==> flow/design.v <==
module LASER (
    input CLK,
    input RST,
    input [3:0] X,
    input [3:0] Y,
    output reg [3:0] C1X,
    output reg [3:0] C1Y,
    output reg [3:0] C2X,
    output reg [3:0] C2Y,
    output reg DONE);
  parameter DATA_WIDTH      = 4;
  parameter VALID_POINT_NUM = 40;
  parameter VALID_POINT_NUM_BY_FOUR = 10;
  parameter ITER_NUM        = 4;
  parameter VALID_PTS_WIDTH       = 6;
  parameter RADIUS = 4;
  integer idx,depth;
  reg[6:0] currentState, nextState;
  localparam IDLE         = 7'b0000001;
  localparam RD_DATA      = 7'b0000010;
  localparam FIRST_TRY_C1 = 7'b0000100;
  localparam FIND_C2      = 7'b0001000;
  localparam FIND_C1      = 7'b0010000;
  localparam EVAL         = 7'b0100000;
  localparam FINISH         = 7'b1000000;
  wire state_IDLE         = currentState[0];
  wire state_RD_DATA      = currentState[1];
  wire state_FIRST_TRY_C1 = currentState[2];
  wire state_FIND_C2      = currentState[3];
  wire state_FIND_C1      = currentState[4];
  wire state_EVAL         = currentState[5];
  wire state_DONE         = currentState[6];
  reg[5:0] valid_pts_cnt;
  reg[DATA_WIDTH-1:0] row_ptr,col_ptr;
  reg[2:0] iters_cnt ;
  wire[1:0] rd_data_in_switch = valid_pts_cnt[1:0];
  reg[VALID_PTS_WIDTH-1:0] curr_valid_Num_acc_ff;
  reg[VALID_PTS_WIDTH-1:0] best_Num_ff;
  reg[DATA_WIDTH-1:0] bestC1X_ff,bestC1Y_ff,bestC2X_ff,bestC2Y_ff;
  reg[DATA_WIDTH-1:0] valid_pts_X_cir_buf[0:VALID_POINT_NUM_BY_FOUR-1][0:3];
  reg[DATA_WIDTH-1:0] valid_pts_Y_cir_buf[0:VALID_POINT_NUM_BY_FOUR-1][0:3];
  reg [VALID_PTS_WIDTH-1:0] det_inside_C1;
  reg [VALID_PTS_WIDTH-1:0] det_inside_C2;
  reg [VALID_PTS_WIDTH-1:0] curr_valid_Num_acc_wr;
  wire[3:0] pt_is_in;
  wire[DATA_WIDTH-1:0] current_validX1 = valid_pts_X_cir_buf[VALID_POINT_NUM_BY_FOUR-1][0];
  wire[DATA_WIDTH-1:0] current_validY1 = valid_pts_Y_cir_buf[VALID_POINT_NUM_BY_FOUR-1][0];
  wire[DATA_WIDTH-1:0] current_validX2 = valid_pts_X_cir_buf[VALID_POINT_NUM_BY_FOUR-1][1];
  wire[DATA_WIDTH-1:0] current_validY2 = valid_pts_Y_cir_buf[VALID_POINT_NUM_BY_FOUR-1][1];
  wire[DATA_WIDTH-1:0] current_validX3 = valid_pts_X_cir_buf[VALID_POINT_NUM_BY_FOUR-1][2];
  wire[DATA_WIDTH-1:0] current_validY3 = valid_pts_Y_cir_buf[VALID_POINT_NUM_BY_FOUR-1][2];
  wire[DATA_WIDTH-1:0] current_validX4 = valid_pts_X_cir_buf[VALID_POINT_NUM_BY_FOUR-1][3];
  wire[DATA_WIDTH-1:0] current_validY4 = valid_pts_Y_cir_buf[VALID_POINT_NUM_BY_FOUR-1][3];
  wire rd_data_done_f        = valid_pts_cnt == (VALID_POINT_NUM-1) && state_RD_DATA;
  wire valid_pts_traversed_f = valid_pts_cnt == (VALID_POINT_NUM_BY_FOUR-1) &&
       (state_FIND_C1 || state_FIND_C2 || state_FIRST_TRY_C1) ;
  wire first_try_done_f      = row_ptr == 15 && col_ptr == 15
       && state_FIRST_TRY_C1 && valid_pts_traversed_f;
  wire find_C2_done_f      = row_ptr == 15 && col_ptr == 15 && state_FIND_C2;
  wire find_C1_done_f      = row_ptr == 15 && col_ptr == 15 && state_FIND_C1;
  wire value_converged_f   = curr_valid_Num_acc_ff == best_Num_ff && state_EVAL;
  wire iters_done_f        = iters_cnt == ITER_NUM-1;
  always @(posedge CLK)
  begin
    if(RST)
    begin
      currentState <= RD_DATA;
    end
    else
    begin
      currentState <= nextState;
    end
  end
  always @(*)
  begin
    case (currentState)
      IDLE    :
      begin
        nextState            = RD_DATA;
      end
      RD_DATA :
      begin
        nextState            = rd_data_done_f   ? FIRST_TRY_C1 : RD_DATA;
      end
      FIRST_TRY_C1 :
      begin
        nextState            = first_try_done_f ? FIND_C2 : FIRST_TRY_C1;
      end
      FIND_C2 :
      begin
        nextState            = find_C2_done_f ? FIND_C1 : FIND_C2;
      end
      FIND_C1 :
      begin
        nextState            =  find_C1_done_f ? EVAL : FIND_C1;
      end
      EVAL    :
      begin
        nextState            = (iters_done_f || value_converged_f) ? FINISH:FIND_C2;
      end
      FINISH    :
      begin
        nextState            = IDLE;
      end
      default :
      begin
        nextState            = IDLE;
      end
    endcase
  end
  always @(posedge CLK)
  begin
    if(RST)
    begin
      row_ptr <= 0;
      col_ptr <= 0;
    end
    else if(state_IDLE || currentState != nextState)
    begin
      row_ptr <= 0;
      col_ptr <= 0;
    end
    else
    begin
      if(first_try_done_f || find_C1_done_f || find_C2_done_f)
      begin
        row_ptr  <= 0;
        col_ptr  <= 0;
      end
      else
      begin
        row_ptr  <= (col_ptr == 15) && valid_pts_traversed_f ?
                 row_ptr+1 : row_ptr ;
        col_ptr  <= valid_pts_traversed_f ?
                 ((col_ptr==15) ? 0 :col_ptr+1) : col_ptr;
      end
    end
  end
  always @(posedge CLK)
  begin
    if(RST)
    begin
      valid_pts_cnt <= 0;
    end
    else if(state_IDLE || currentState != nextState || valid_pts_traversed_f)
    begin
      valid_pts_cnt <= 0;
    end
    else if(state_RD_DATA)
    begin
      valid_pts_cnt <= valid_pts_cnt + 1;
    end
    else if(state_FIND_C1 || state_FIND_C2 || state_FIRST_TRY_C1)
    begin
      valid_pts_cnt <= valid_pts_cnt + 1;
    end
    else
    begin
      valid_pts_cnt <= valid_pts_cnt;
    end
  end
  always @(posedge CLK)
  begin
    if(RST)
    begin
      iters_cnt <= 0;
    end
    else if(state_IDLE)
    begin
      iters_cnt <= 0;
    end
    else if(find_C1_done_f)
    begin
      iters_cnt <= iters_cnt + 1;
    end
    else
    begin
      ;
    end
  end
  always @(posedge CLK)
  begin
    if(state_RD_DATA)
    begin
      for ( depth = 0 ; depth < 4 ; depth = depth + 1)
        for(idx = 1 ; idx < VALID_POINT_NUM_BY_FOUR ; idx = idx+1)
        begin
          if(rd_data_in_switch==2'b00)
          begin
            valid_pts_X_cir_buf[idx][depth] <= valid_pts_X_cir_buf[idx-1][depth];
            valid_pts_Y_cir_buf[idx][depth] <= valid_pts_Y_cir_buf[idx-1][depth];
          end
        end
      case(rd_data_in_switch)
        2'b00:
        begin
          valid_pts_X_cir_buf[0][0] <= X;
          valid_pts_Y_cir_buf[0][0] <= Y;
        end
        2'b01:
        begin
          valid_pts_X_cir_buf[0][1] <= X;
          valid_pts_Y_cir_buf[0][1] <= Y;
        end
        2'b10:
        begin
          valid_pts_X_cir_buf[0][2] <= X;
          valid_pts_Y_cir_buf[0][2] <= Y;
        end
        2'b11:
        begin
          valid_pts_X_cir_buf[0][3] <= X;
          valid_pts_Y_cir_buf[0][3] <= Y;
        end
        default:
        begin
          valid_pts_X_cir_buf[0][0] <= 0;
          valid_pts_Y_cir_buf[0][0] <= 0;
        end
      endcase
    end
    else if((state_FIND_C1 || state_FIRST_TRY_C1 || state_FIND_C2))
    begin
      for(depth = 0 ;depth < 4 ; depth= depth + 1)
        for(idx = 1 ; idx < VALID_POINT_NUM_BY_FOUR ; idx = idx+1)
        begin
          valid_pts_X_cir_buf[idx][depth] <= valid_pts_X_cir_buf[idx-1][depth];
          valid_pts_Y_cir_buf[idx][depth] <= valid_pts_Y_cir_buf[idx-1][depth];
          valid_pts_X_cir_buf[0][depth] <= valid_pts_X_cir_buf[VALID_POINT_NUM_BY_FOUR-1][depth];
          valid_pts_Y_cir_buf[0][depth] <= valid_pts_Y_cir_buf[VALID_POINT_NUM_BY_FOUR-1][depth];
        end
    end
    else
    begin
      ;
    end
  end
  always @(posedge CLK)
  begin
    if(RST)
    begin
      bestC1X_ff <= 0;
      bestC1Y_ff <= 0;
      bestC2X_ff <= 0;
      bestC2Y_ff <= 0;
      best_Num_ff <= 0;
    end
    else if(state_IDLE)
    begin
      bestC1X_ff <= 0;
      bestC1Y_ff <= 0;
      bestC2X_ff <= 0;
      bestC2Y_ff <= 0;
      best_Num_ff <= 0;
    end
    else if(state_FIRST_TRY_C1 || state_FIND_C1)
    begin
      if(curr_valid_Num_acc_wr >= best_Num_ff)
      begin
        bestC1X_ff <= col_ptr;
        bestC1Y_ff <= row_ptr;
        best_Num_ff <= curr_valid_Num_acc_wr;
      end
      else
      begin
        ;
      end
    end
    else if(state_FIND_C2)
    begin
      if(curr_valid_Num_acc_wr >= best_Num_ff)
      begin
        bestC2X_ff <= col_ptr;
        bestC2Y_ff <= row_ptr;
        best_Num_ff <= curr_valid_Num_acc_wr;
      end
      else
      begin
        ;
      end
    end
    else
    begin
      bestC1X_ff <= bestC1X_ff;
      bestC1Y_ff <= bestC1Y_ff;
      bestC2X_ff <= bestC2X_ff;
      bestC2Y_ff <= bestC2Y_ff;
      best_Num_ff <= best_Num_ff;
    end
  end
  always @(posedge CLK)
  begin
    if(RST)
    begin
      C1X <= 0;
      C1Y <= 0;
      C2X <= 0;
      C2Y <= 0;
      DONE <= 0;
    end
    else if(state_IDLE)
    begin
      C1X <= 0;
      C1Y <= 0;
      C2X <= 0;
      C2Y <= 0;
      DONE <= 0;
    end
    else if(state_DONE)
    begin
      C1X <= bestC1X_ff;
      C1Y <= bestC1Y_ff;
      C2X <= bestC2X_ff;
      C2Y <= bestC2Y_ff;
      DONE <= 1;
    end
    else
    begin
      ;
    end
  end
  reg[DATA_WIDTH-1:0] C1_Xin;
  reg[DATA_WIDTH-1:0] C1_Yin;
  wire[DATA_WIDTH-1:0] C1_Xin_feed = C1_Xin;
  wire[DATA_WIDTH-1:0] C1_Yin_feed = C1_Yin;
  reg[DATA_WIDTH-1:0] C2_Xin;
  reg[DATA_WIDTH-1:0] C2_Yin;
  wire[DATA_WIDTH-1:0] C2_Xin_feed = C2_Xin;
  wire[DATA_WIDTH-1:0] C2_Yin_feed = C2_Yin;
  always @(*)
  begin:DET_IN_INPUTS
    if(state_FIRST_TRY_C1)
    begin
      C1_Xin = col_ptr;
      C1_Yin = row_ptr;
      C2_Xin = col_ptr;
      C2_Yin = row_ptr;
    end
    else if(state_FIND_C1)
    begin
      C1_Xin = col_ptr;
      C1_Yin = row_ptr;
      C2_Xin = bestC2X_ff;
      C2_Yin = bestC2Y_ff;
    end
    else if(state_FIND_C2)
    begin
      C1_Xin = bestC1X_ff;
      C1_Yin = bestC1Y_ff;
      C2_Xin = col_ptr;
      C2_Yin = row_ptr;
    end
    else
    begin
      C1_Xin = 0;
      C1_Yin = 0;
      C2_Xin = 0;
      C2_Yin = 0;
    end
  end
  always @(posedge CLK )
  begin
    if(RST)
    begin
      curr_valid_Num_acc_ff <= 0;
    end
    else if(state_IDLE || valid_pts_traversed_f||currentState!=nextState)
    begin
      curr_valid_Num_acc_ff <= 0;
    end
    else if(state_FIND_C1 || state_FIND_C2 || state_FIRST_TRY_C1)
    begin
      curr_valid_Num_acc_ff <= curr_valid_Num_acc_wr;
    end
    else
    begin
      curr_valid_Num_acc_ff <= curr_valid_Num_acc_ff;
    end
  end
  always @(*)
  begin
    curr_valid_Num_acc_wr = (pt_is_in[0] + pt_is_in[1]) + (pt_is_in[2] +pt_is_in[3])
                          + curr_valid_Num_acc_ff;
  end
  det_inside
    #(
      .RADIUS (RADIUS )
    )
    u_det_inside0(
      .circle1X (C1_Xin_feed ),
      .circle1Y (C1_Yin_feed ),
      .circle2X (C2_Xin_feed ),
      .circle2Y (C2_Yin_feed ),
      .validX   (current_validX1),
      .validY   (current_validY1),
      .pt_is_in (pt_is_in[0] )
    );
  det_inside
    #(
      .RADIUS (RADIUS )
    )
    u_det_inside1(
      .circle1X (C1_Xin_feed ),
      .circle1Y (C1_Yin_feed ),
      .circle2X (C2_Xin_feed ),
      .circle2Y (C2_Yin_feed ),
      .validX   (current_validX2),
      .validY   (current_validY2),
      .pt_is_in (pt_is_in[1] )
    );
  det_inside
    #(
      .RADIUS (RADIUS )
    )
    u_det_inside2(
      .circle1X (C1_Xin_feed ),
      .circle1Y (C1_Yin_feed ),
      .circle2X (C2_Xin_feed ),
      .circle2Y (C2_Yin_feed ),
      .validX   (current_validX3   ),
      .validY   (current_validY3  ),
      .pt_is_in (pt_is_in[2] )
    );
  det_inside
    #(
      .RADIUS (RADIUS )
    )
    u_det_inside3(
      .circle1X (C1_Xin_feed ),
      .circle1Y (C1_Yin_feed ),
      .circle2X (C2_Xin_feed ),
      .circle2Y (C2_Yin_feed ),
      .validX   (current_validX4   ),
      .validY   (current_validY4   ),
      .pt_is_in (pt_is_in[3] )
    );
endmodule
module det_inside(input[3:0] circle1X,
                    input[3:0] circle1Y,
                    input[3:0] circle2X,
                    input[3:0] circle2Y,
                    input[3:0] validX,
                    input[3:0] validY,
                    output pt_is_in);
  parameter RADIUS = 4;
  reg det_inside_C1,det_inside_C2;
  wire signed[4:0] dispC1X = validX - circle1X;
  reg[3:0] absDispC1X;
  wire signed[4:0] dispC1Y = validY - circle1Y;
  reg[3:0] absDispC1Y;
  wire signed[4:0] dispC2X = validX - circle2X;
  reg[3:0] absDispC2X;
  wire signed[4:0] dispC2Y = validY - circle2Y;
  reg[3:0] absDispC2Y;
  always @(*)
  begin: absoulute
    if(dispC1X > 0)
    begin
      absDispC1X = dispC1X;
    end
    else
    begin
      absDispC1X = ~dispC1X+1;
    end
    if(dispC1Y > 0)
    begin
      absDispC1Y = dispC1Y;
    end
    else
    begin
      absDispC1Y = ~dispC1Y+1;
    end
    if(dispC2X > 0)
    begin
      absDispC2X = dispC2X;
    end
    else
    begin
      absDispC2X = ~dispC2X+1;
    end
    if(dispC2Y > 0)
    begin
      absDispC2Y = dispC2Y;
    end
    else
    begin
      absDispC2Y = ~dispC2Y+1;
    end
  end
  always@(*)
  begin: DET_INSIDE
    det_inside_C1 = ((absDispC1X == RADIUS) && (absDispC1Y == 0))
                  || ((absDispC1X == 0) && (absDispC1Y == RADIUS))
                  || (((absDispC1X <= RADIUS - 1) && (absDispC1Y <= RADIUS - 1))
                      && ~((absDispC1X == RADIUS - 1) && (absDispC1Y == RADIUS - 1)));
    det_inside_C2 = ((absDispC2X == RADIUS) && (absDispC2Y == 0))
                  || ((absDispC2X == 0) && (absDispC2Y == RADIUS))
                  || (((absDispC2X <= RADIUS - 1) && (absDispC2Y <= RADIUS - 1))
                      && ~((absDispC2X == RADIUS - 1) && (absDispC2Y == RADIUS - 1)));
  end
  assign pt_is_in = det_inside_C1 || det_inside_C2;
endmodule
; ---- From RTL to reports: LASER
; Module LASER before and after one edit of its RTL, step after step.
; Lines under "before" count in the file above, lines under "after" in the edited file.
; "diff": "after" minus "before" as printed here. "rel_change_pct": 100 x difference / "before".
; Cell names lack the library's common part.
; A cell with -- has no value.
[inputs]
design = LASER
clock_port = CLK
library = sky130hd
corner = tt_025C_1v80

; ---- Edit of the RTL
; Unified diff, file above to edited file.
; The edited RTL no longer does the same as the RTL above: the edit was made by script, with no optimisation intended.
; begin of diff
@@ -78,8 +78,4 @@
       begin
         nextState            = RD_DATA;
-      end
-      RD_DATA :
-      begin
-        nextState            = rd_data_done_f   ? FIRST_TRY_C1 : RD_DATA;
       end
       FIRST_TRY_C1 :
; end of diff

; ---- After elaboration
; Yosys after proc, flatten, opt, wreduce and memory -nomap, before mapping. Print and check cells are not counted. Equal cells are merged and count once.
[op_classes]
columns = element, before, after, diff, rel_change_pct
row1 = addsub, 40, 40, 0, 0.00
row2 = n_cmp, 33, 33, 0, 0.00
row3 = eq_ne, 52, 50, -2, -3.85
row4 = n_mux, 280, 279, -1, -0.36
row5 = n_logic, 25, 25, 0, 0.00
row6 = n_reduce_logical, 110, 109, -1, -0.91
[op_table]
columns = cell, before, after, diff, rel_change_pct
row1 = 1-bit logical AND, 49, 48, -1, -2.04
row2 = 6-bit == test (second input constant), 1, 0, -1, -100.00
row3 = 7-bit by 2-bit == test with 1-bit output (second input constant), 1, 0, -1, -100.00
row4 = 3-bit two-way mux, 1, 0, -1, -100.00
row5 = 7-bit case mux with 6-bit select, 1, 0, -1, -100.00
row6 = 7-bit case mux with 5-bit select, 0, 1, 1, --
row7 = 4-bit two-way mux, 270, 270, 0, 0.00
row8 = 1-bit logical OR, 31, 31, 0, 0.00
row9 = 4-bit by 2-bit adder with 4-bit output (second input constant), 16, 16, 0, 0.00
row10 = 4-bit by 2-bit == test with 1-bit output (second input constant), 16, 16, 0, 0.00
row11 = 4-bit by 3-bit == test with 1-bit output (second input constant), 16, 16, 0, 0.00
row12 = 5-bit by 1-bit greater-than comparator with 1-bit output (second input constant), 16, 16, 0, 0.00
row13 = 4-bit by 2-bit less-or-equal comparator with 1-bit output (second input constant), 16, 16, 0, 0.00
row14 = 4-bit zero test, 16, 16, 0, 0.00
row15 = 4-bit inverter, 16, 16, 0, 0.00
row16 = 4-bit by 4-bit subtractor with 5-bit output, 16, 16, 0, 0.00
row17 = 1-bit inverter, 9, 9, 0, 0.00
row18 = 6-bit two-way mux, 6, 6, 0, 0.00
row19 = 2-bit AND reduction, 5, 5, 0, 0.00
row20 = 2-bit by 1-bit inequality test with 1-bit output (second input constant), 4, 4, 0, 0.00
row21 = 2-bit nonzero test, 3, 3, 0, 0.00
row22 = 2-bit OR reduction, 3, 3, 0, 0.00
row23 = 1-bit by 1-bit adder with 2-bit output, 2, 2, 0, 0.00
row24 = 4-bit by 1-bit adder with 4-bit output (second input constant), 2, 2, 0, 0.00
row25 = 2-bit == test (second input constant), 2, 2, 0, 0.00
row26 = 4-bit == test (second input constant), 2, 2, 0, 0.00
row27 = 2-bit by 2-bit adder with 3-bit output, 1, 1, 0, 0.00
row28 = 3-bit by 1-bit adder with 3-bit output (second input constant), 1, 1, 0, 0.00
; The list need not be complete.
[word_totals]
columns = element, before, after, diff, rel_change_pct
row1 = ff_bits, 389, 389, 0, 0.00
row2 = input_bits, 10, 10, 0, 0.00
row3 = out_inout_bits, 17, 17, 0, 0.00
row4 = elab_cells, 636, 632, -4, -0.63

; ---- Logic depth
; Longest topological path by Yosys (ltp), each cell counted once; first at word level (registers and memories cut), then after technology mapping (sequential cells cut; the memories' decode and read muxes count).
[logic_depth]
columns = element, before, after, diff, rel_change_pct
row1 = word_depth, 20, 20, 0, 0.00
row2 = abc_area, 0, 0, --, --
row3 = ltp_mapped, 34, 32, -2, -5.88
row4 = ltp_nobuf, 32, 30, -2, -6.25

; ---- After synthesis
; The flow's flattened synthesis, as Yosys stat reports it; memories are mapped. The netlist is that of the ABC_AREA named above (0 if unset); the other value can give another one.
[synth_totals]
columns = element, before, after, diff, rel_change_pct
row1 = mapped_cells, 1380, 1508, 128, 9.28
row2 = synth_area_mm2, 0.0177821, 0.0186742, 0.0008921, 5.02
row3 = ffs, 389, 389, 0, 0.00
[types]
columns = cell_type, before, after, diff, rel_change_pct
row1 = xnor2_1, 72, 49, -23, -31.94
row2 = nand2_1, 70, 91, 21, 30.00
row3 = maj3_1, 27, 11, -16, -59.26
row4 = a21oi_1, 55, 69, 14, 25.45
row5 = clkbuf_1, 26, 40, 14, 53.85
row6 = nand3_1, 24, 38, 14, 58.33
row7 = mux2i_1, 52, 41, -11, -21.15
row8 = a211oi_1, 7, 16, 9, 128.57
row9 = a21o_1, 6, 15, 9, 150.00
row10 = a31o_2, 3, 11, 8, 266.67
row11 = buf_6, 2, 10, 8, 400.00
row12 = a31oi_1, 21, 28, 7, 33.33
row13 = nor3_1, 20, 27, 7, 35.00
row14 = and2_1, 11, 18, 7, 63.64
row15 = a22oi_1, 10, 3, -7, -70.00
row16 = nor4_1, 12, 6, -6, -50.00
row17 = xnor3_1, 1, 7, 6, 600.00
row18 = maj3_2, 5, 0, -5, -100.00
; The list need not be complete.
; The figures by module come from a second, unflattened synthesis with its own total; it is not the netlist above.
[hier_totals]
columns = element, before, after, diff, rel_change_pct
row1 = cells_unflattened, 1441, 1430, -11, -0.76
row2 = hier_area_mm2, 0.0182012, 0.0181787, -0.0000225, -0.12
; Rows give one instance, submodules left out.
[modules_before]
columns = mod, instances, cells, area_mm2, mod_seq_area_mm2
row1 = LASER, 1, 809, 0.0134967, 0.0109905
row2 = det_inside #(RADIUS=4), 4, 158, 0.0011761, 0
[modules_after]
columns = mod, instances, cells, area_mm2, mod_seq_area_mm2
row1 = LASER, 1, 798, 0.0134742, 0.0109905
row2 = det_inside #(RADIUS=4), 4, 158, 0.0011761, 0

; ---- Path before layout
; Path of least setup slack by OpenSTA after synthesis, without wires, with an ideal clock, recovery checks aside; 20% of the period is set as input and as output delay. Where synthesis merged equal registers, the netlist keeps one of their names.
[synth_timing]
columns = element, before, after, diff, rel_change_pct
row1 = kind, flip-flop to flip-flop, flip-flop to flip-flop, --, --
row2 = from, register currentState[2], register currentState[2], --, --
row3 = to, register valid_pts_X_cir_buf, register valid_pts_X_cir_buf, --, --
row4 = period_ps, 6500, 6500, 0, 0.00
row5 = setup_ps, 685, 657, -28, --
row6 = t_arrival_ps, 7802, 7316, -486, -6.23
row7 = slack_ps, -1988, -1474, 514, --
row8 = delay_ps, 8487, 7973, -514, -6.06
row9 = driving_pins, 7, 10, 3, 42.86
row10 = n_path_buf, 2, 6, 4, 200.00
row11 = period_less_setup_slack_ps, 8488, 7974, -514, -6.06
; "delay_ps" is the arrival time less input delay plus setup time.
; "driving_pins": output pins that drive a net of the path, with the launching flip-flop's if there is one; two outputs of one cell count as two.
; "period_less_setup_slack_ps" = period - worst setup slack (recovery checks aside). The figure is calculated, with input and output delays left at 20% of the set period.
; Where an end lacks its bit number, it is one bit of the signal, or one of the new flip-flops if synthesis recoded a state register.
; The rows between start and end are the longest chain of elaborated cells between them; the timing report does not say that the signal goes this way. Where chains are equally long, one stands for them.
; A line is the first line of the expression or statement that the cell stems from. Yosys adds cells for indexed reads and writes and turns some case tables into memories.
; A register here has more assigning lines than the two given.
; before: Only ways into the end's enable, where the timed path ends, are counted here.
[synth_via_before]
cell_sequence = dfxtp_1 buf_2 clkbuf_1 or2_2 nor2_2 nand2_1 o21a_1
elab_chain_cells = 4
[synth_rtl_before]
columns = element, line_no
row1 = start: declaration, 18  ; reg[6:0] currentState, nextState;
row2 = start: assignment, 67  ; currentState <= RD_DATA;
row3 = start: assignment, 71  ; currentState <= nextState;
row4 = 1-bit logical OR (2 in a row), 222  ; else if((state_FIND_C1 || state_FIRST_TRY_C1 || state_FIND_C2))
row5 = 2-bit nonzero test, --
row6 = 2-bit AND reduction, --
row7 = end: assignment, 227  ; valid_pts_X_cir_buf[idx][depth] <= valid_pts_X_cir_buf[idx-1][depth];
row8 = end: assignment, 229  ; valid_pts_X_cir_buf[0][depth] <= valid_pts_X_cir_buf[VALID_POINT_NUM_BY_FOUR-1][depth];
row9 = end: declaration, 40  ; reg[DATA_WIDTH-1:0] valid_pts_X_cir_buf[0:VALID_POINT_NUM_BY_FOUR-1][0:3];
; after: Only ways into the end's enable, where the timed path ends, are counted here.
[synth_via_after]
cell_sequence = dfxtp_1 buf_6 buf_6 buf_6 buf_6 buf_2 nor3_1 clkbuf_1 nor2_1 a21o_1
elab_chain_cells = 4
[synth_rtl_after]
columns = element, line_no
row1 = start: declaration, 18  ; reg[6:0] currentState, nextState;
row2 = start: assignment, 67  ; currentState <= RD_DATA;
row3 = start: assignment, 71  ; currentState <= nextState;
row4 = 1-bit logical OR (2 in a row), 218  ; else if((state_FIND_C1 || state_FIRST_TRY_C1 || state_FIND_C2))
row5 = 2-bit nonzero test, --
row6 = 2-bit AND reduction, --
row7 = end: assignment, 223  ; valid_pts_X_cir_buf[idx][depth] <= valid_pts_X_cir_buf[idx-1][depth];
row8 = end: assignment, 225  ; valid_pts_X_cir_buf[0][depth] <= valid_pts_X_cir_buf[VALID_POINT_NUM_BY_FOUR-1][depth];
row9 = end: declaration, 40  ; reg[DATA_WIDTH-1:0] valid_pts_X_cir_buf[0:VALID_POINT_NUM_BY_FOUR-1][0:3];

; ---- Timing after layout
; Path of least setup slack in the final report of the runs of pair A (OpenROAD, finished layout, wires in). Where an end is a register, its clock arrival counts in the times.
; The path's times are printed in steps of 10 ps; the period is the one set.
[layout_timing]
columns = element, before, after, diff, rel_change_pct
row1 = kind, flip-flop to flip-flop, flip-flop to flip-flop, --, --
row2 = from, register currentState[3], register currentState[4], --, --
row3 = to, register (name not given), register (name not given), --, --
row4 = period_ps, 6500, 6500, 0, 0.00
row5 = setup_ps, 140, 80, -60, --
row6 = t_arrival_ps, 6630, 6800, 170, 2.56
row7 = slack_ps, 250, 190, -60, --
row8 = driving_pins, 28, 28, 0, 0.00
row9 = n_path_buf, 2, 4, 2, 100.00
; The rows between start and end are the longest chain of elaborated cells between them; the timing report does not say that the signal goes this way. Where chains are equally long, one stands for them.
[layout_via_before]
cell_sequence = dfxtp_1 nor2b_4 or2_1 buf_6 a22o_4 buf_4 ha_2 maj3_1 maj3_2 xnor2_4 a31oi_1 mux2_1 nand4_1 a32oi_2 fa_1 fa_2 inv_2 fa_1 ha_1 a21o_1 a21oi_2 nor2b_1 o21ai_1 nand2b_1 a21oi_4 nor2_4 mux2i_1 nor2_1
elab_chain_cells = 18
[layout_rtl_before]
columns = element, line_no
row1 = start: declaration, 18  ; reg[6:0] currentState, nextState;
row2 = start: assignment, 67  ; currentState <= RD_DATA;
row3 = start: assignment, 71  ; currentState <= nextState;
row4 = 4-bit two-way mux, 346  ; else if(state_FIND_C2)
row5 = 4-bit two-way mux, 339  ; else if(state_FIND_C1)
row6 = 4-bit two-way mux, 332  ; if(state_FIRST_TRY_C1)
row7 = 4-bit by 4-bit subtractor with 5-bit output, 447  ; wire signed[4:0] dispC1X = validX - circle1X;
row8 = 4-bit inverter, 463  ; absDispC1X = ~dispC1X+1;
row9 = 4-bit by 2-bit adder with 4-bit output, 463
row10 = 4-bit two-way mux, 457  ; if(dispC1X > 0)
row11 = (+4 left out), --
row12 = 1-bit logical OR, 492  ; det_inside_C1 = ((absDispC1X == RADIUS) && (absDispC1Y == 0))
row13 = 1-bit logical OR, 501  ; assign pt_is_in = det_inside_C1 || det_inside_C2;
row14 = 1-bit by 1-bit adder with 2-bit output, 382  ; curr_valid_Num_acc_wr = (pt_is_in[0] + pt_is_in[1]) + (pt_is_in[2] +pt_is_in[3])
row15 = 2-bit by 2-bit adder with 3-bit output, 382
row16 = 3-bit by 6-bit adder with 6-bit output, 382
row17 = 6-bit >= comparator, 271
row18 = 3-bit AND reduction, --
row19 = end: assignment, 274
row20 = end: assignment, 287
row21 = end: declaration, 39
[layout_via_after]
cell_sequence = dfxtp_4 buf_6 nand4bb_1 and2_2 buf_4 xnor2_1 ha_1 a31o_2 maj3_1 a21oi_2 o21ai_0 o21bai_1 a41oi_1 o32a_1 o32a_1 fa_2 inv_2 fa_1 ha_1 a21o_1 a21o_1 a21o_1 a21o_1 a21oi_4 buf_6 buf_4 o21ai_0 a21oi_1
elab_chain_cells = 17
[layout_rtl_after]
columns = element, line_no
row1 = start: declaration, 18  ; reg[6:0] currentState, nextState;
row2 = start: assignment, 67  ; currentState <= RD_DATA;
row3 = start: assignment, 71  ; currentState <= nextState;
row4 = 4-bit two-way mux, 335  ; else if(state_FIND_C1)
row5 = 4-bit two-way mux, 328  ; if(state_FIRST_TRY_C1)
row6 = 4-bit by 4-bit subtractor with 5-bit output, 443  ; wire signed[4:0] dispC1X = validX - circle1X;
row7 = 4-bit inverter, 459  ; absDispC1X = ~dispC1X+1;
row8 = 4-bit by 2-bit adder with 4-bit output, 459
row9 = 4-bit two-way mux, 453  ; if(dispC1X > 0)
row10 = 4-bit by 2-bit == test with 1-bit output, 491  ; && ~((absDispC1X == RADIUS - 1) && (absDispC1Y == RADIUS - 1)));
row11 = (+3 left out), --
row12 = 1-bit logical OR, 488  ; det_inside_C1 = ((absDispC1X == RADIUS) && (absDispC1Y == 0))
row13 = 1-bit logical OR, 497  ; assign pt_is_in = det_inside_C1 || det_inside_C2;
row14 = 1-bit by 1-bit adder with 2-bit output, 378  ; curr_valid_Num_acc_wr = (pt_is_in[0] + pt_is_in[1]) + (pt_is_in[2] +pt_is_in[3])
row15 = 2-bit by 2-bit adder with 3-bit output, 378
row16 = 3-bit by 6-bit adder with 6-bit output, 378
row17 = 6-bit >= comparator, 267
row18 = 3-bit AND reduction, --
row19 = end: assignment, 270
row20 = end: assignment, 283
row21 = end: declaration, 39

; ---- Layout results
; Both versions went through the flow (Yosys, OpenROAD) with the same settings in each pair. Constraints: input delay and output delay 20% of the set period each, output load 0.01 pF.
[settings_pair_A]
period_ns = 6.5
CAP_MARGIN = 20
CORE_MARGIN = 2
CORE_UTILIZATION = 40
SLEW_MARGIN = 20
[measured_pair_A]
columns = element, before, after, diff, rel_change_pct
row1 = yosys.chip_area_mm2, 0.0177821, 0.0186742, 0.0008921, 5.02
row2 = design_die_area_mm2, 0.0461584, 0.0484308, 0.0022724, 4.92
row3 = final_stdcell_area_mm2, 0.0213843, 0.0220361, 0.0006518, 3.05
row4 = finalUtil_pct, 48.6, 47.5, -1.1, --
row5 = setup_ws_ps, 249, 187, -62, --
row6 = fin_tns_ps, 0, 0, 0, --
row7 = hold_ws_ps, 411, 409, -2, --
row8 = power_uw, 11103, 6112, -4991, -44.95
row9 = clock_period_reached_ps, 6251, 6313, 62, 0.99
[settings_pair_B]
ABC_AREA = 1
CORE_UTILIZATION = 33
CTS_CLUSTER_DIAMETER = 129
GPL_TIMING_DRIVEN = 1
MIN_ROUTING_LAYER = met2
PLACE_DENSITY = 0.6
period_ns = 10.5
CAP_MARGIN = 20
CORE_MARGIN = 2
SLEW_MARGIN = 20
[measured_pair_B]
columns = element, before, after, diff, rel_change_pct
row1 = yosys.chip_area_mm2, 0.0182275, 0.0179585, -0.0002690, -1.48
row2 = design_die_area_mm2, 0.0571306, 0.0563018, -0.0008288, -1.45
row3 = final_stdcell_area_mm2, 0.0205897, 0.0204358, -0.0001539, -0.75
row4 = finalUtil_pct, 37.5, 38.0, 0.5, --
row5 = setup_ws_ps, 3683, 3961, 278, --
row6 = fin_tns_ps, 0, 0, 0, --
row7 = hold_ws_ps, 402, 402, 0, --
row8 = power_uw, 6176, 3652, -2524, -40.87
row9 = clock_period_reached_ps, 6817, 6539, -278, -4.08
; By "clock_period_reached_ps" is meant the clock period of the run minus its worst setup slack. This is arithmetic on one report: input and output delays are still those of the set period (20% each).
; "power_uw": no workload was simulated; the value follows from the tool's default switching activity.
